==> flow/design.v <==
module	DFF(
	clk,
	rstn,
	D,
	Q
);
parameter	datawidth=14;
input	wire	clk;
input	wire	rstn;
input	wire[datawidth-1:0]	D;
output	reg[datawidth-1:0]	Q;
always@(posedge clk or negedge rstn)
begin
	if(~rstn)	Q<='d0;
	else	Q<=D;
end
endmodule
module posedge_detection (
   input  clk,
   input  rstn,
   input  in,
   output out
);
reg r_data_in0;
reg r_data_in1;
assign out = ~r_data_in0 & r_data_in1;
always@(posedge clk or negedge rstn)
begin
	if (!rstn)
	begin
		r_data_in0 <= 0;
		r_data_in1 <= 0;
	end
	else
	begin
		r_data_in0 <= r_data_in1;
		r_data_in1 <= in;
	end
end
endmodule
module shift_9 #(parameter data_width = 14)(
    input [data_width-1:0] din,
	input rstn,clk,
	output wire [data_width-1:0] dout
	);
	reg [data_width-1:0] t0,t1,t2,t3,t4,t5,t6;
	reg [data_width-1:0] t7,t8;
	always@(posedge clk or negedge rstn)
	begin
	  if(~rstn) begin
	    t0 <= 0; t1 <= 0; t2 <= 0; t3 <= 0; t4 <= 0;
	    t5 <= 0; t6 <= 0; t7 <= 0; t8 <= 0;end
	  else begin
	    t0 <= din;
	    t1 <= t0; t2 <= t1; t3 <= t2; t4 <= t3;
	    t5 <= t4; t6 <= t5; t7 <= t6; t8 <= t7;
	  end
	end
	assign dout = t8;
endmodule
module mod_add(
	in1,
	in2,
	_p,
	out
);
input	wire	[14-1:0]	in1;
input	wire	[14-1:0]	in2;
input	wire	[14-1:0]	_p;
output	wire	[14-1:0]	out;
wire	[14:0]	s1;
assign 	s1={1'b0,in1}+{1'b0,in2};
wire	[14:0]	s2;
assign	s2=s1+{1'b0,_p};
assign	out=s2[14]?s2[0+:14]:s1[0+:14];
endmodule
module mod_sub(
	in1,
	in2,
	p,
	out
);
input	wire	[14-1:0]	in1;
input	wire	[14-1:0]	in2;
input	wire	[14-1:0]	p;
output	wire	[14-1:0]	out;
wire	[14:0]	s1;
assign	s1={1'b0,in1}-{1'b0,in2};
wire	[14:0]	s2;
assign	s2={1'b0,p}+s1;
assign	out=s1[14]?s2[0+:14]:s1[0+:14];
endmodule
module old_km(
	input	clk,
	input	rstn,
	input	[14-1:0]in1,
	input	[14-1:0]in2,
	output	[14-1:0]out_L,
	output	[14-1:0]out_H
);
wire	[14/2-1:0]	in1_H;
wire	[14/2-1:0]	in1_L;
assign	in1_H = in1[14/2+:14/2];
assign	in1_L = in1[0+:14/2];
wire	[14/2-1:0]	in2_H;
wire	[14/2-1:0]	in2_L;
assign	in2_H = in2[14/2+:14/2];
assign	in2_L = in2[0+:14/2];
wire	[14-1:0]	p0_D;	 
wire	[14-1:0]	p1_D;	 
wire	[14-1:0]	p0_Q;	 
wire	[14-1:0]	p1_Q;	 
assign	p0_D=in1_L*in2_L;
assign	p1_D=in1_H*in2_H;
DFF #(.datawidth(14)) dff_p0(.clk(clk), .rstn(rstn), .D(p0_D), .Q(p0_Q));
DFF #(.datawidth(14)) dff_p1(.clk(clk), .rstn(rstn), .D(p1_D), .Q(p1_Q));
wire	[2*14-1:0]	p01_D;	 
wire	[2*14-1:0]	p01_Q;	 
assign	p01_D=(in1_L+in1_H)*(in2_L+in2_H);
DFF #(.datawidth(2*14)) dff_p01(.clk(clk), .rstn(rstn), .D(p01_D), .Q(p01_Q));
wire	[2*14-1:0]	s1_D;	 
wire	[2*14-1:0]	s2_D;	 
wire	[2*14-1:0]	s1_Q;	 
wire	[2*14-1:0]	s2_Q;	 
wire	[2*14-1:0]	out;
assign	s1_D={p1_Q,p0_Q};
assign	s2_D=(p01_Q+(~p1_Q+1'b1)+(~p0_Q+1'b1))<<(14/2);
DFF #(.datawidth(2*14)) dff_s1(.clk(clk), .rstn(rstn), .D(s1_D), .Q(s1_Q));
DFF #(.datawidth(2*14)) dff_s2(.clk(clk), .rstn(rstn), .D(s2_D), .Q(s2_Q));
assign	out=s1_Q+s2_Q;
assign	out_L=out[0+:14];
assign	out_H=out[14+:14];
endmodule
module km_mm(
	input	clk,
	input	rstn,
	input	[14-1:0]in1,
	input	[14-1:0]in2,
	input	[14-1:0]mu,
	input	[14-1:0]p,
	input	[14-1:0]_p,
	output	[14-1:0]out
);
wire	[14-1:0]	mu_Q;
wire	[14-1:0]	mu_QQ;
DFF #(.datawidth(14)) dff_mu1(.clk(clk), .rstn(rstn), .D(mu), .Q(mu_Q));
DFF #(.datawidth(14)) dff_mu2(.clk(clk), .rstn(rstn), .D(mu_Q), .Q(mu_QQ));
wire	[14-1:0]	p_Q;
wire	[14-1:0]	p_QQ;
wire	[14-1:0]	p_QQQ;
wire	[14-1:0]	p_QQQQ;
DFF #(.datawidth(14)) dff_p1(.clk(clk), .rstn(rstn), .D(p), .Q(p_Q));
DFF #(.datawidth(14)) dff_p2(.clk(clk), .rstn(rstn), .D(p_Q), .Q(p_QQ));
DFF #(.datawidth(14)) dff_p3(.clk(clk), .rstn(rstn), .D(p_QQ), .Q(p_QQQ));
DFF #(.datawidth(14)) dff_p4(.clk(clk), .rstn(rstn), .D(p_QQQ), .Q(p_QQQQ));
wire	[14-1:0]	_p_Q;
wire	[14-1:0]	_p_QQ;
wire	[14-1:0]	_p_QQQ;
wire	[14-1:0]	_p_QQQQ;
wire	[14-1:0]	_p_QQQQQ;
wire	[14-1:0]	_p_QQQQQQ;
DFF #(.datawidth(14)) dff__p1(.clk(clk), .rstn(rstn), .D(_p), .Q(_p_Q));
DFF #(.datawidth(14)) dff__p2(.clk(clk), .rstn(rstn), .D(_p_Q), .Q(_p_QQ));
DFF #(.datawidth(14)) dff__p3(.clk(clk), .rstn(rstn), .D(_p_QQ), .Q(_p_QQQ));
DFF #(.datawidth(14)) dff__p4(.clk(clk), .rstn(rstn), .D(_p_QQQ), .Q(_p_QQQQ));
DFF #(.datawidth(14)) dff__p5(.clk(clk), .rstn(rstn), .D(_p_QQQQ), .Q(_p_QQQQQ));
DFF #(.datawidth(14)) dff__p6(.clk(clk), .rstn(rstn), .D(_p_QQQQQ), .Q(_p_QQQQQQ));
wire	[14-1:0]	T_L;
wire	[14-1:0]	T_H_D;
wire	[14-1:0]	T_H_Q;
wire	[14-1:0]	T_H_QQ;
wire	[14-1:0]	T_H_QQQ;
wire	[14-1:0]	T_H_QQQQ;
DFF #(.datawidth(14)) dff_T_H1(.clk(clk), .rstn(rstn), .D(T_H_D), .Q(T_H_Q));
DFF #(.datawidth(14)) dff_T_H2(.clk(clk), .rstn(rstn), .D(T_H_Q), .Q(T_H_QQ));
DFF #(.datawidth(14)) dff_T_H3(.clk(clk), .rstn(rstn), .D(T_H_QQ), .Q(T_H_QQQ));
DFF #(.datawidth(14)) dff_T_H4(.clk(clk), .rstn(rstn), .D(T_H_QQQ), .Q(T_H_QQQQ));
wire	[14-1:0]	c;
wire	[14-1:0]	tmp;
wire	carry_D;
wire	carry_Q;
wire	carry_QQ;
wire	carry_QQQ;
wire	carry_QQQQ;
assign	carry_D=(|T_L);
DFF #(.datawidth(14)) dff_carry1(.clk(clk), .rstn(rstn), .D(carry_D), .Q(carry_Q));
DFF #(.datawidth(14)) dff_carry2(.clk(clk), .rstn(rstn), .D(carry_Q), .Q(carry_QQ));
DFF #(.datawidth(14)) dff_carry3(.clk(clk), .rstn(rstn), .D(carry_QQ), .Q(carry_QQQ));DFF #(.datawidth(14)) dff_carry4(.clk(clk), .rstn(rstn), .D(carry_QQQ), .Q(carry_QQQQ));
old_km old_km1(
	.clk(clk),
	.rstn(rstn),
	.in1(in1),
	.in2(in2),
	.out_L(T_L),
	.out_H(T_H_D)
);
old_km old_km2(
	.clk(clk),
	.rstn(rstn),
	.in1(T_L),
	.in2(mu_QQ),
	.out_L(c),
	.out_H()
);
old_km old_km3(
	.clk(clk),
	.rstn(rstn),
	.in1(c),
	.in2(p_QQQQ),
	.out_L(),
	.out_H(tmp)
);
mod_add ma(
	.in1(T_H_QQQQ+carry_QQQQ),
	.in2(tmp),
	._p(_p_QQQQQQ),
	.out(out)
);
endmodule
module bfu_v1(	
    input	clk,
	input	rstn,
	input	[14-1:0]in1,
	input	[14-1:0]in2,
	input	[14-1:0]gamma,	 
	input	op,
	input	[14-1:0]p,
	input	[14-1:0]_p,
	input	[14-1:0]mu,		 
	output	[14-1:0]out1,
	output	[14-1:0]out2
);
wire    [14-1:0]mux_mm1_in1_D;
wire    [14-1:0]mux_mm1_in1_Q;
wire    [14-1:0]mm1_out_D;
wire    [14-1:0]mm1_out_Q;
wire    [14-1:0]ms1_out;
assign  mux_mm1_in1_D = op?ms1_out:in2;
DFF #(.datawidth(14)) dff_muxmm1in1_1(.clk(clk), .rstn(rstn), .D(mux_mm1_in1_D), .Q(mux_mm1_in1_Q));
wire    [14-1:0]gamma_Q;
DFF #(.datawidth(14)) dff_gamma_1(.clk(clk), .rstn(rstn), .D(gamma), .Q(gamma_Q));
km_mm	mm1(.clk(clk), .rstn(rstn), .in1(mux_mm1_in1_Q), .in2(gamma_Q), .mu(mu), .p(p), ._p(_p), .out(mm1_out_D));
DFF #(.datawidth(14)) dff_mm1out_1(.clk(clk), .rstn(rstn), .D(mm1_out_D), .Q(mm1_out_Q));
wire    [14-1:0]in1_Q;
wire    [14-1:0]in1_QQ;
wire    [14-1:0]in1_QQQ;
wire    [14-1:0]in1_QQQQ;
wire    [14-1:0]in1_QQQQQ;
wire    [14-1:0]in1_QQQQQQ;
wire    [14-1:0]in1_QQQQQQQ;
wire    [14-1:0]in1_QQQQQQQQ;
DFF #(.datawidth(14)) dff_in1_1(.clk(clk), .rstn(rstn), .D(in1),            .Q(in1_Q));
DFF #(.datawidth(14)) dff_in1_2(.clk(clk), .rstn(rstn), .D(in1_Q),          .Q(in1_QQ));
DFF #(.datawidth(14)) dff_in1_3(.clk(clk), .rstn(rstn), .D(in1_QQ),         .Q(in1_QQQ));
DFF #(.datawidth(14)) dff_in1_4(.clk(clk), .rstn(rstn), .D(in1_QQQ),        .Q(in1_QQQQ));
DFF #(.datawidth(14)) dff_in1_5(.clk(clk), .rstn(rstn), .D(in1_QQQQ),       .Q(in1_QQQQQ));
DFF #(.datawidth(14)) dff_in1_6(.clk(clk), .rstn(rstn), .D(in1_QQQQQ),      .Q(in1_QQQQQQ));
DFF #(.datawidth(14)) dff_in1_7(.clk(clk), .rstn(rstn), .D(in1_QQQQQQ),     .Q(in1_QQQQQQQ));
DFF #(.datawidth(14)) dff_in1_8(.clk(clk), .rstn(rstn), .D(in1_QQQQQQQ),    .Q(in1_QQQQQQQQ));
wire    [14-1:0]in2_Q;
wire    [14-1:0]in2_QQ;
wire    [14-1:0]in2_QQQ;
wire    [14-1:0]in2_QQQQ;
wire    [14-1:0]in2_QQQQQ;
wire    [14-1:0]in2_QQQQQQ;
wire    [14-1:0]in2_QQQQQQQ;
wire    [14-1:0]in2_QQQQQQQQ;
DFF #(.datawidth(14)) dff_in2_1(.clk(clk), .rstn(rstn), .D(in2),            .Q(in2_Q));
DFF #(.datawidth(14)) dff_in2_2(.clk(clk), .rstn(rstn), .D(in2_Q),          .Q(in2_QQ));
DFF #(.datawidth(14)) dff_in2_3(.clk(clk), .rstn(rstn), .D(in2_QQ),         .Q(in2_QQQ));
DFF #(.datawidth(14)) dff_in2_4(.clk(clk), .rstn(rstn), .D(in2_QQQ),        .Q(in2_QQQQ));
DFF #(.datawidth(14)) dff_in2_5(.clk(clk), .rstn(rstn), .D(in2_QQQQ),       .Q(in2_QQQQQ));
DFF #(.datawidth(14)) dff_in2_6(.clk(clk), .rstn(rstn), .D(in2_QQQQQ),      .Q(in2_QQQQQQ));
DFF #(.datawidth(14)) dff_in2_7(.clk(clk), .rstn(rstn), .D(in2_QQQQQQ),     .Q(in2_QQQQQQQ));
DFF #(.datawidth(14)) dff_in2_8(.clk(clk), .rstn(rstn), .D(in2_QQQQQQQ),    .Q(in2_QQQQQQQQ));
wire    [14-1:0]mux_ma1_in2;
wire    [14-1:0]ma1_out;
assign  mux_ma1_in2 = op?in2_QQQQQQQQ:mm1_out_Q;
mod_add ma1(.in1(in1_QQQQQQQQ), .in2(mux_ma1_in2), ._p(_p), .out(ma1_out));
wire    [14-1:0]mux_ms1_in1;
wire    [14-1:0]mux_ms1_in2;
assign  mux_ms1_in1 = op?in2:in1_QQQQQQQQ;
assign  mux_ms1_in2 = op?in1:mm1_out_Q;
mod_sub ms1(.in1(mux_ms1_in1), .in2(mux_ms1_in2), .p(p), .out(ms1_out));
assign  out1 = ma1_out;
assign  out2 = op?mm1_out_Q:ms1_out;
endmodule
module ntt_bfu
(
    input                   clk,
    input                   rstn,
    input  [14-1:0] in1,
    input  [14-1:0] in2,
    input  [14-1:0] gamma,
    input                   op,
    output [14-1:0] out1,
    output [14-1:0] out2
);
bfu_v1 bfu1(.clk(clk), .rstn(rstn), .in1(in1), .in2(in2),
            .gamma(gamma), .op(op), .p('d12289), ._p('d1073729535), .mu('d922759167),
            .out1(out1), .out2(out2));
endmodule
Ticket comment

* Reports on ntt_bfu
Each step is given for the RTL above and for the edited RTL.
"original" refers to lines of the RTL above, "edited" to lines of the edited file.
"difference": "edited" minus "original" as printed here. "relative change": 100 x difference / "original".
Cell names lack the library's common part.
A cell with n/a has no value.
- Top :: ntt_bfu
- Clock input :: clk
- Standard-cell library :: sky130hd
- Timing corner :: tt_025C_1v80

* The edit
The edit as a unified diff against the file above.
This change comes from a script, not from a designer. The edited design behaves differently; no optimisation was intended.
#+begin_src diff
@@ -283,5 +283,7 @@
 assign  mux_ms1_in2 = op?in1:mm1_out_Q;
 mod_sub ms1(.in1(mux_ms1_in1), .in2(mux_ms1_in2), .p(p), .out(ms1_out));
-assign  out1 = ma1_out;
+reg [14-1:0] out1_d1;
+always @(posedge clk) out1_d1 <= ma1_out;
+assign out1 = out1_d1;
 assign  out2 = op?mm1_out_Q:ms1_out;
 endmodule
#+end_src

* After elaboration
Source: Yosys, flattened and elaborated, memories not mapped. Widths are those after wreduce; folded enables and synchronous resets count as part of the registers. Registers that Yosys merges into a memory's read port (data or address) are not register bits. Print and check cells do not count.
** Bit counts
- output and inout bits :: original 28, edited 28, difference 0, relative change 0.00%
- input port bits :: original 45, edited 45, difference 0, relative change 0.00%
- register bits :: original 567, edited 581, difference +14, relative change +2.47%
- word-level cells :: original 106, edited 107, difference +1, relative change +0.94%
** Cells by class
- bitwise logic cells :: original 6, edited 6, difference 0, relative change 0.00%
- mux-type cells :: original 8, edited 8, difference 0, relative change 0.00%
- add/sub/neg operators :: original 28, edited 28, difference 0, relative change 0.00%
- multipliers :: original 9, edited 9, difference 0, relative change 0.00%
- reductions and logical operators :: original 1, edited 1, difference 0, relative change 0.00%
** Operator list
- two-way mux 14 bit :: original 8, edited 8, difference 0, relative change 0.00%
- adder 7 x 7 -> 8 bit :: original 5, edited 5, difference 0, relative change 0.00%
- adder 21 x 1 -> 21 bit (second input constant) :: original 4, edited 4, difference 0, relative change 0.00%
- adder 21 bit :: original 4, edited 4, difference 0, relative change 0.00%
- multiplier 7 x 7 -> 14 bit :: original 3, edited 3, difference 0, relative change 0.00%
- inverter 14 -> 21 bit :: original 3, edited 3, difference 0, relative change 0.00%
- adder 14 x 14 -> 15 bit :: original 2, edited 2, difference 0, relative change 0.00%
- adder 28 bit :: original 2, edited 2, difference 0, relative change 0.00%
- adder 7 x 1 -> 7 bit (second input constant) :: original 2, edited 2, difference 0, relative change 0.00%
- adder 7 bit :: original 2, edited 2, difference 0, relative change 0.00%
- multiplier 8 x 8 -> 16 bit :: original 2, edited 2, difference 0, relative change 0.00%
- inverter 7 bit :: original 2, edited 2, difference 0, relative change 0.00%
- adder 1 x 7 -> 8 bit :: original 1, edited 1, difference 0, relative change 0.00%
- adder 14 x 1 -> 14 bit :: original 1, edited 1, difference 0, relative change 0.00%
- adder 14 bit :: original 1, edited 1, difference 0, relative change 0.00%
- adder 14 bit (first input constant) :: original 1, edited 1, difference 0, relative change 0.00%
- adder 15 x 12 -> 15 bit :: original 1, edited 1, difference 0, relative change 0.00%
- adder 15 x 12 -> 15 bit (second input constant) :: original 1, edited 1, difference 0, relative change 0.00%
- multiplier 7 x 1 -> 8 bit :: original 1, edited 1, difference 0, relative change 0.00%
- multiplier 7 x 2 -> 9 bit :: original 1, edited 1, difference 0, relative change 0.00%
- multiplier 7 x 7 -> 7 bit :: original 1, edited 1, difference 0, relative change 0.00%
- multiplier 8 x 8 -> 7 bit :: original 1, edited 1, difference 0, relative change 0.00%
- inverter 8 -> 21 bit :: original 1, edited 1, difference 0, relative change 0.00%
- OR reduction 14 bit :: original 1, edited 1, difference 0, relative change 0.00%
- subtractor 14 x 14 -> 15 bit :: original 1, edited 1, difference 0, relative change 0.00%

* Longest topological paths
Longest topological path by Yosys (ltp), each cell counted once; first at word level (registers and memories cut), then after technology mapping (sequential cells cut; the memories' decode and read muxes count).
** Logic depth
- word-level depth :: original 5, edited 5, difference 0, relative change 0.00%
- ABC_AREA :: original 0, edited 0
- mapped depth :: original 27, edited 26, difference -1, relative change -3.70%
- mapped depth without buffers :: original 27, edited 26, difference -1, relative change -3.70%

* After synthesis
Yosys stat after the flow's synthesis: flattened, memories mapped to cells. It holds for the ABC_AREA given above (unset counts as 0); a run with the other value may have another netlist.
** Synthesis totals
- flip-flop cells :: original 528, edited 542, difference +14, relative change +2.65%
- cells in the netlist :: original 2681, edited 2631, difference -50, relative change -1.86%
- area of sequential cells (um^2) :: original 13212.7, edited 13492.9, difference +280.2, relative change +2.12%
- chip area (Yosys) (um^2) :: original 30344.1, edited 30310.3, difference -33.8, relative change -0.11%
** Cells by type
- nor2_1 :: original 172, edited 146, difference -26, relative change -15.12%
- inv_1 :: original 349, edited 329, difference -20, relative change -5.73%
- dfxtp_1 :: original 0, edited 14, difference +14
- and2_1 :: original 72, edited 80, difference +8, relative change +11.11%
- o21a_1 :: original 27, edited 19, difference -8, relative change -29.63%
- mux2_1 :: original 8, edited 0, difference -8, relative change -100.00%
- nor3_1 :: original 40, edited 34, difference -6, relative change -15.00%
- nand3_1 :: original 25, edited 30, difference +5, relative change +20.00%
- clkbuf_1 :: original 19, edited 14, difference -5, relative change -26.32%
- a21oi_1 :: original 133, edited 129, difference -4, relative change -3.01%
- o21ai_0 :: original 58, edited 62, difference +4, relative change +6.90%
- mux2i_1 :: original 24, edited 28, difference +4, relative change +16.67%
- nor2b_1 :: original 21, edited 25, difference +4, relative change +19.05%
- or2_2 :: original 12, edited 16, difference +4, relative change +33.33%
- nor4_1 :: original 9, edited 5, difference -4, relative change -44.44%
- o2111ai_1 :: original 9, edited 5, difference -4, relative change -44.44%
- o21ai_1 :: original 6, edited 2, difference -4, relative change -66.67%
- xnor2_1 :: original 163, edited 166, difference +3, relative change +1.84%
Not every row of either side is listed.
The figures by module come from a second, unflattened synthesis with its own total; it is not the netlist above.
** Unflattened totals
- cell total of the unflattened synthesis :: original 4624, edited 4638, difference +14, relative change +0.30%
- area total of the unflattened synthesis (um^2) :: original 52386.5, edited 52666.8, difference +280.3, relative change +0.54%
Rows give one instance, submodules left out.
** Modules, original
- old_km :: cells 1017, area 8119.0 um^2, instances 3
- DFF (datawidth=14) :: cells 14, area 350.3 um^2, instances 45
- DFF (datawidth=28) :: cells 28, area 700.7 um^2, instances 9
- mod_add :: cells 186, area 1506.4 um^2, instances 2
- mod_sub :: cells 195, area 1443.9 um^2, instances 1
- bfu_v1 :: cells 78, area 1202.4 um^2, instances 1
- km_mm :: cells 44, area 291.5 um^2, instances 1
- ntt_bfu :: cells 2, area 7.5 um^2, instances 1
** Modules, edited
- old_km :: cells 1017, area 8119.0 um^2, instances 3
- DFF (datawidth=14) :: cells 14, area 350.3 um^2, instances 45
- DFF (datawidth=28) :: cells 28, area 700.7 um^2, instances 9
- mod_add :: cells 186, area 1506.4 um^2, instances 2
- bfu_v1 :: cells 92, area 1482.7 um^2, instances 1
- mod_sub :: cells 195, area 1443.9 um^2, instances 1
- km_mm :: cells 44, area 291.5 um^2, instances 1
- ntt_bfu :: cells 2, area 7.5 um^2, instances 1

* Path before layout
Path of least setup slack by OpenSTA after synthesis, without wires, with an ideal clock, recovery checks aside; 20% of the period is set as input and as output delay. Where synthesis merged equal registers, the netlist keeps one of their names.
** Path after synthesis
- path kind :: original input to output, edited input to output
- start point :: original input op, edited input op
- end point :: original output out1[10], edited output out2[8]
- period (ns) :: original 6.5, edited 6.5, difference 0.0, relative change 0.00%
- data required time (ns) :: original 5.200, edited 5.200, difference 0.000, relative change 0.00%
- delay of the path (ns) :: original 3.669, edited 3.643, difference -0.026, relative change -0.71%
- data arrival time (ns) :: original 4.969, edited 4.943, difference -0.026, relative change -0.52%
- path buffers :: original 2, edited 2, difference 0, relative change 0.00%
- driving pins on the path :: original 15, edited 15, difference 0, relative change 0.00%
- time at the first pin (ns) :: original 1.300, edited 1.300, difference 0.000, relative change 0.00%
- path slack (ns) :: original 0.231, edited 0.257, difference +0.026
- period reached after synthesis (ns) :: original 6.269, edited 6.243, difference -0.026, relative change -0.41%
"delay of the path" = arrival - input delay + setup time.
At an output port there is no setup time.
"driving pins on the path" counts driving pins, that of a launching flip-flop among them; a cell with two outputs on the path counts twice.
"period reached after synthesis" = period - worst setup slack (recovery checks aside). The figure is calculated, with input and output delays left at 20% of the set period.
The rows between start and end are the longest chain of elaborated cells between them; the timing report does not say that the signal goes this way. Where chains are equally long, one stands for them.
Each line given opens the expression or statement behind the cell; cells for indexed reads and writes are added by Yosys, which also makes memories of some case tables.
On the way, after synthesis, original:
- Cells stage by stage :: clkbuf_1 > clkbuf_1 > nand2b_1 > nand2_1 > ha_1 > fa_1 > a211oi_1 > o21ai_1 > a221o_1 > a21o_1 > xor2_1 > o311ai_2 > xor2_2 > or4_1 > xor2_1
- Length of the longest elaborated chain :: 4
- Elaborated cells on any way between the ends :: 4
- Source lines of those cells :: 4
** RTL lines, path after synthesis, original
- start: declaration :: RTL line 295 : input                   op,
- two-way mux 14 bit :: RTL line 278 : assign  mux_ma1_in2 = op?in2_QQQQQQQQ:mm1_out_Q;
- adder 14 x 14 -> 15 bit :: RTL line 72 : assign s1={1'b0,in1}+{1'b0,in2};
- adder 15 x 12 -> 15 bit :: RTL line 74 : assign s2=s1+{1'b0,_p};
- two-way mux 14 bit :: RTL line 75 : assign out=s2[14]?s2[0+:14]:s1[0+:14];
- end: declaration :: RTL line 296 : output [14-1:0] out1,
On the way, after synthesis, edited:
- Cells stage by stage :: clkbuf_1 > buf_1 > mux2i_1 > ha_1 > inv_1 > fa_1 > a211o_1 > a21boi_0 > o21ai_0 > a311oi_1 > o21ai_0 > or2_2 > nor4_1 > xnor2_1 > mux2i_1
- Length of the longest elaborated chain :: 5
- Elaborated cells on any way between the ends :: 6
- Source lines of those cells :: 6
** RTL lines, path after synthesis, edited
- start: declaration :: RTL line 297 : input                   op,
- two-way mux 14 bit :: RTL line 282 : assign  mux_ms1_in1 = op?in2:in1_QQQQQQQQ;
- subtractor 14 x 14 -> 15 bit :: RTL line 88 : assign s1={1'b0,in1}-{1'b0,in2};
- adder 14 bit :: RTL line 90 : assign s2={1'b0,p}+s1;
- two-way mux 14 bit :: RTL line 91 : assign out=s1[14]?s2[0+:14]:s1[0+:14];
- two-way mux 14 bit :: RTL line 288 : assign  out2 = op?mm1_out_Q:ms1_out;
- end: declaration :: RTL line 299 : output [14-1:0] out2

* Worst path after layout
From the final timing report of each run of pair 1: the path of least setup slack in the routed layout; clock arrival at registers is part of the times.
** Path post-layout
- path kind :: original input to output, edited input to output
- start point :: original input op, edited input in2[0]
- end point :: original output out1[12], edited output out2[7]
- path slack (ns) :: original 0.10, edited 0.09, difference -0.01
- data arrival time (ns) :: original 5.02, edited 5.03, difference +0.01, relative change +0.20%
- time at the first pin (ns) :: original 1.28, edited 1.28, difference 0.00, relative change 0.00%
- period (ns) :: original 6.4, edited 6.4, difference 0.0, relative change 0.00%
- data required time (ns) :: original 5.12, edited 5.12, difference 0.00, relative change 0.00%
- driving pins on the path :: original 14, edited 16, difference +2, relative change +14.29%
- path buffers :: original 4, edited 3, difference -1, relative change -25.00%
The rows between start and end are the longest chain of elaborated cells between them; the timing report does not say that the signal goes this way. Where chains are equally long, one stands for them.
On the way, post-layout, original:
- Cells stage by stage :: buf_4 > mux2_2 > ha_1 > and3_4 > a2111oi_4 > xnor2_2 > nor4_4 > o2111ai_2 > buf_4 > buf_4 > or3_1 > mux2_2 > a22o_1 > clkdlybuf4s50_1
- Length of the longest elaborated chain :: 4
- Elaborated cells on any way between the ends :: 4
- Source lines of those cells :: 4
** RTL lines, path post-layout, original
- start: declaration :: RTL line 295 : input                   op,
- two-way mux 14 bit :: RTL line 278 : assign  mux_ma1_in2 = op?in2_QQQQQQQQ:mm1_out_Q;
- adder 14 x 14 -> 15 bit :: RTL line 72 : assign s1={1'b0,in1}+{1'b0,in2};
- adder 15 x 12 -> 15 bit :: RTL line 74 : assign s2=s1+{1'b0,_p};
- two-way mux 14 bit :: RTL line 75 : assign out=s2[14]?s2[0+:14]:s1[0+:14];
- end: declaration :: RTL line 296 : output [14-1:0] out1,
On the way, post-layout, edited:
- Cells stage by stage :: clkdlybuf4s50_1 > mux2i_1 > ha_2 > inv_1 > fa_1 > a211o_1 > a21boi_2 > o21ai_2 > a311oi_2 > buf_4 > o21a_4 > nand3_1 > nor3_2 > xnor2_1 > mux2_2 > clkdlybuf4s50_1
- Length of the longest elaborated chain :: 5
- Elaborated cells on any way between the ends :: 5
- Source lines of those cells :: 5
** RTL lines, path post-layout, edited
- start: declaration :: RTL line 295 : input  [14-1:0] in2,
- two-way mux 14 bit :: RTL line 282 : assign  mux_ms1_in1 = op?in2:in1_QQQQQQQQ;
- subtractor 14 x 14 -> 15 bit :: RTL line 88 : assign s1={1'b0,in1}-{1'b0,in2};
- adder 14 bit :: RTL line 90 : assign s2={1'b0,p}+s1;
- two-way mux 14 bit :: RTL line 91 : assign out=s1[14]?s2[0+:14]:s1[0+:14];
- two-way mux 14 bit :: RTL line 288 : assign  out2 = op?mm1_out_Q:ms1_out;
- end: declaration :: RTL line 299 : output [14-1:0] out2

* Flow runs
Runs of the flow (Yosys, OpenROAD) on both versions; the two runs of a pair have the same settings. The constraints put input and output delay at 20% of the set period each and load the outputs with 0.01 pF.
Flow settings, pair 1:
- CORE_UTILIZATION :: 40
- PLACE_DENSITY :: 0.6
- period_ns :: 6.4
- CAP_MARGIN :: 20
- CORE_MARGIN :: 2
- SLEW_MARGIN :: 20
** Results, pair 1
- area of the synthesized netlist (um^2) :: original 30344.1, edited 30310.3, difference -33.8, relative change -0.11%
- standard-cell area after routing (um^2) :: original 35307.6, edited 34901.0, difference -406.6, relative change -1.15%
- total negative setup slack (ns) :: original 0.000, edited 0.000, difference 0.000
- worst hold slack after layout (ns) :: original 0.306, edited 0.335, difference +0.029
- smallest setup slack (ns) :: original 0.097, edited 0.095, difference -0.002
- die outline area (um^2) :: original 78078.3, edited 77994.5, difference -83.8, relative change -0.11%
Flow settings, pair 2:
- CELL_PAD_IN_SITES_DETAIL_PLACEMENT :: 2
- CORE_UTILIZATION :: 20
- CTS_CLUSTER_SIZE :: 78
- GPL_TIMING_DRIVEN :: 1
- HOLD_SLACK_MARGIN :: 0.19
- PLACE_DENSITY_LB_ADDON :: 0.04
- SETUP_SLACK_MARGIN :: 0.73
- period_ns :: 8.79
- CAP_MARGIN :: 20
- CORE_MARGIN :: 2
- SLEW_MARGIN :: 20
** Results, pair 2
- area of the synthesized netlist (um^2) :: original 30344.1, edited 30310.3, difference -33.8, relative change -0.11%
- standard-cell area after routing (um^2) :: original 36039.6, edited 36170.9, difference +131.3, relative change +0.36%
- total negative setup slack (ns) :: original 0.000, edited 0.000, difference 0.000
- worst hold slack after layout (ns) :: original 0.329, edited 0.342, difference +0.013
- smallest setup slack (ns) :: original 0.970, edited 1.055, difference +0.085
- die outline area (um^2) :: original 154854.0, edited 154681.0, difference -173.0, relative change -0.11%
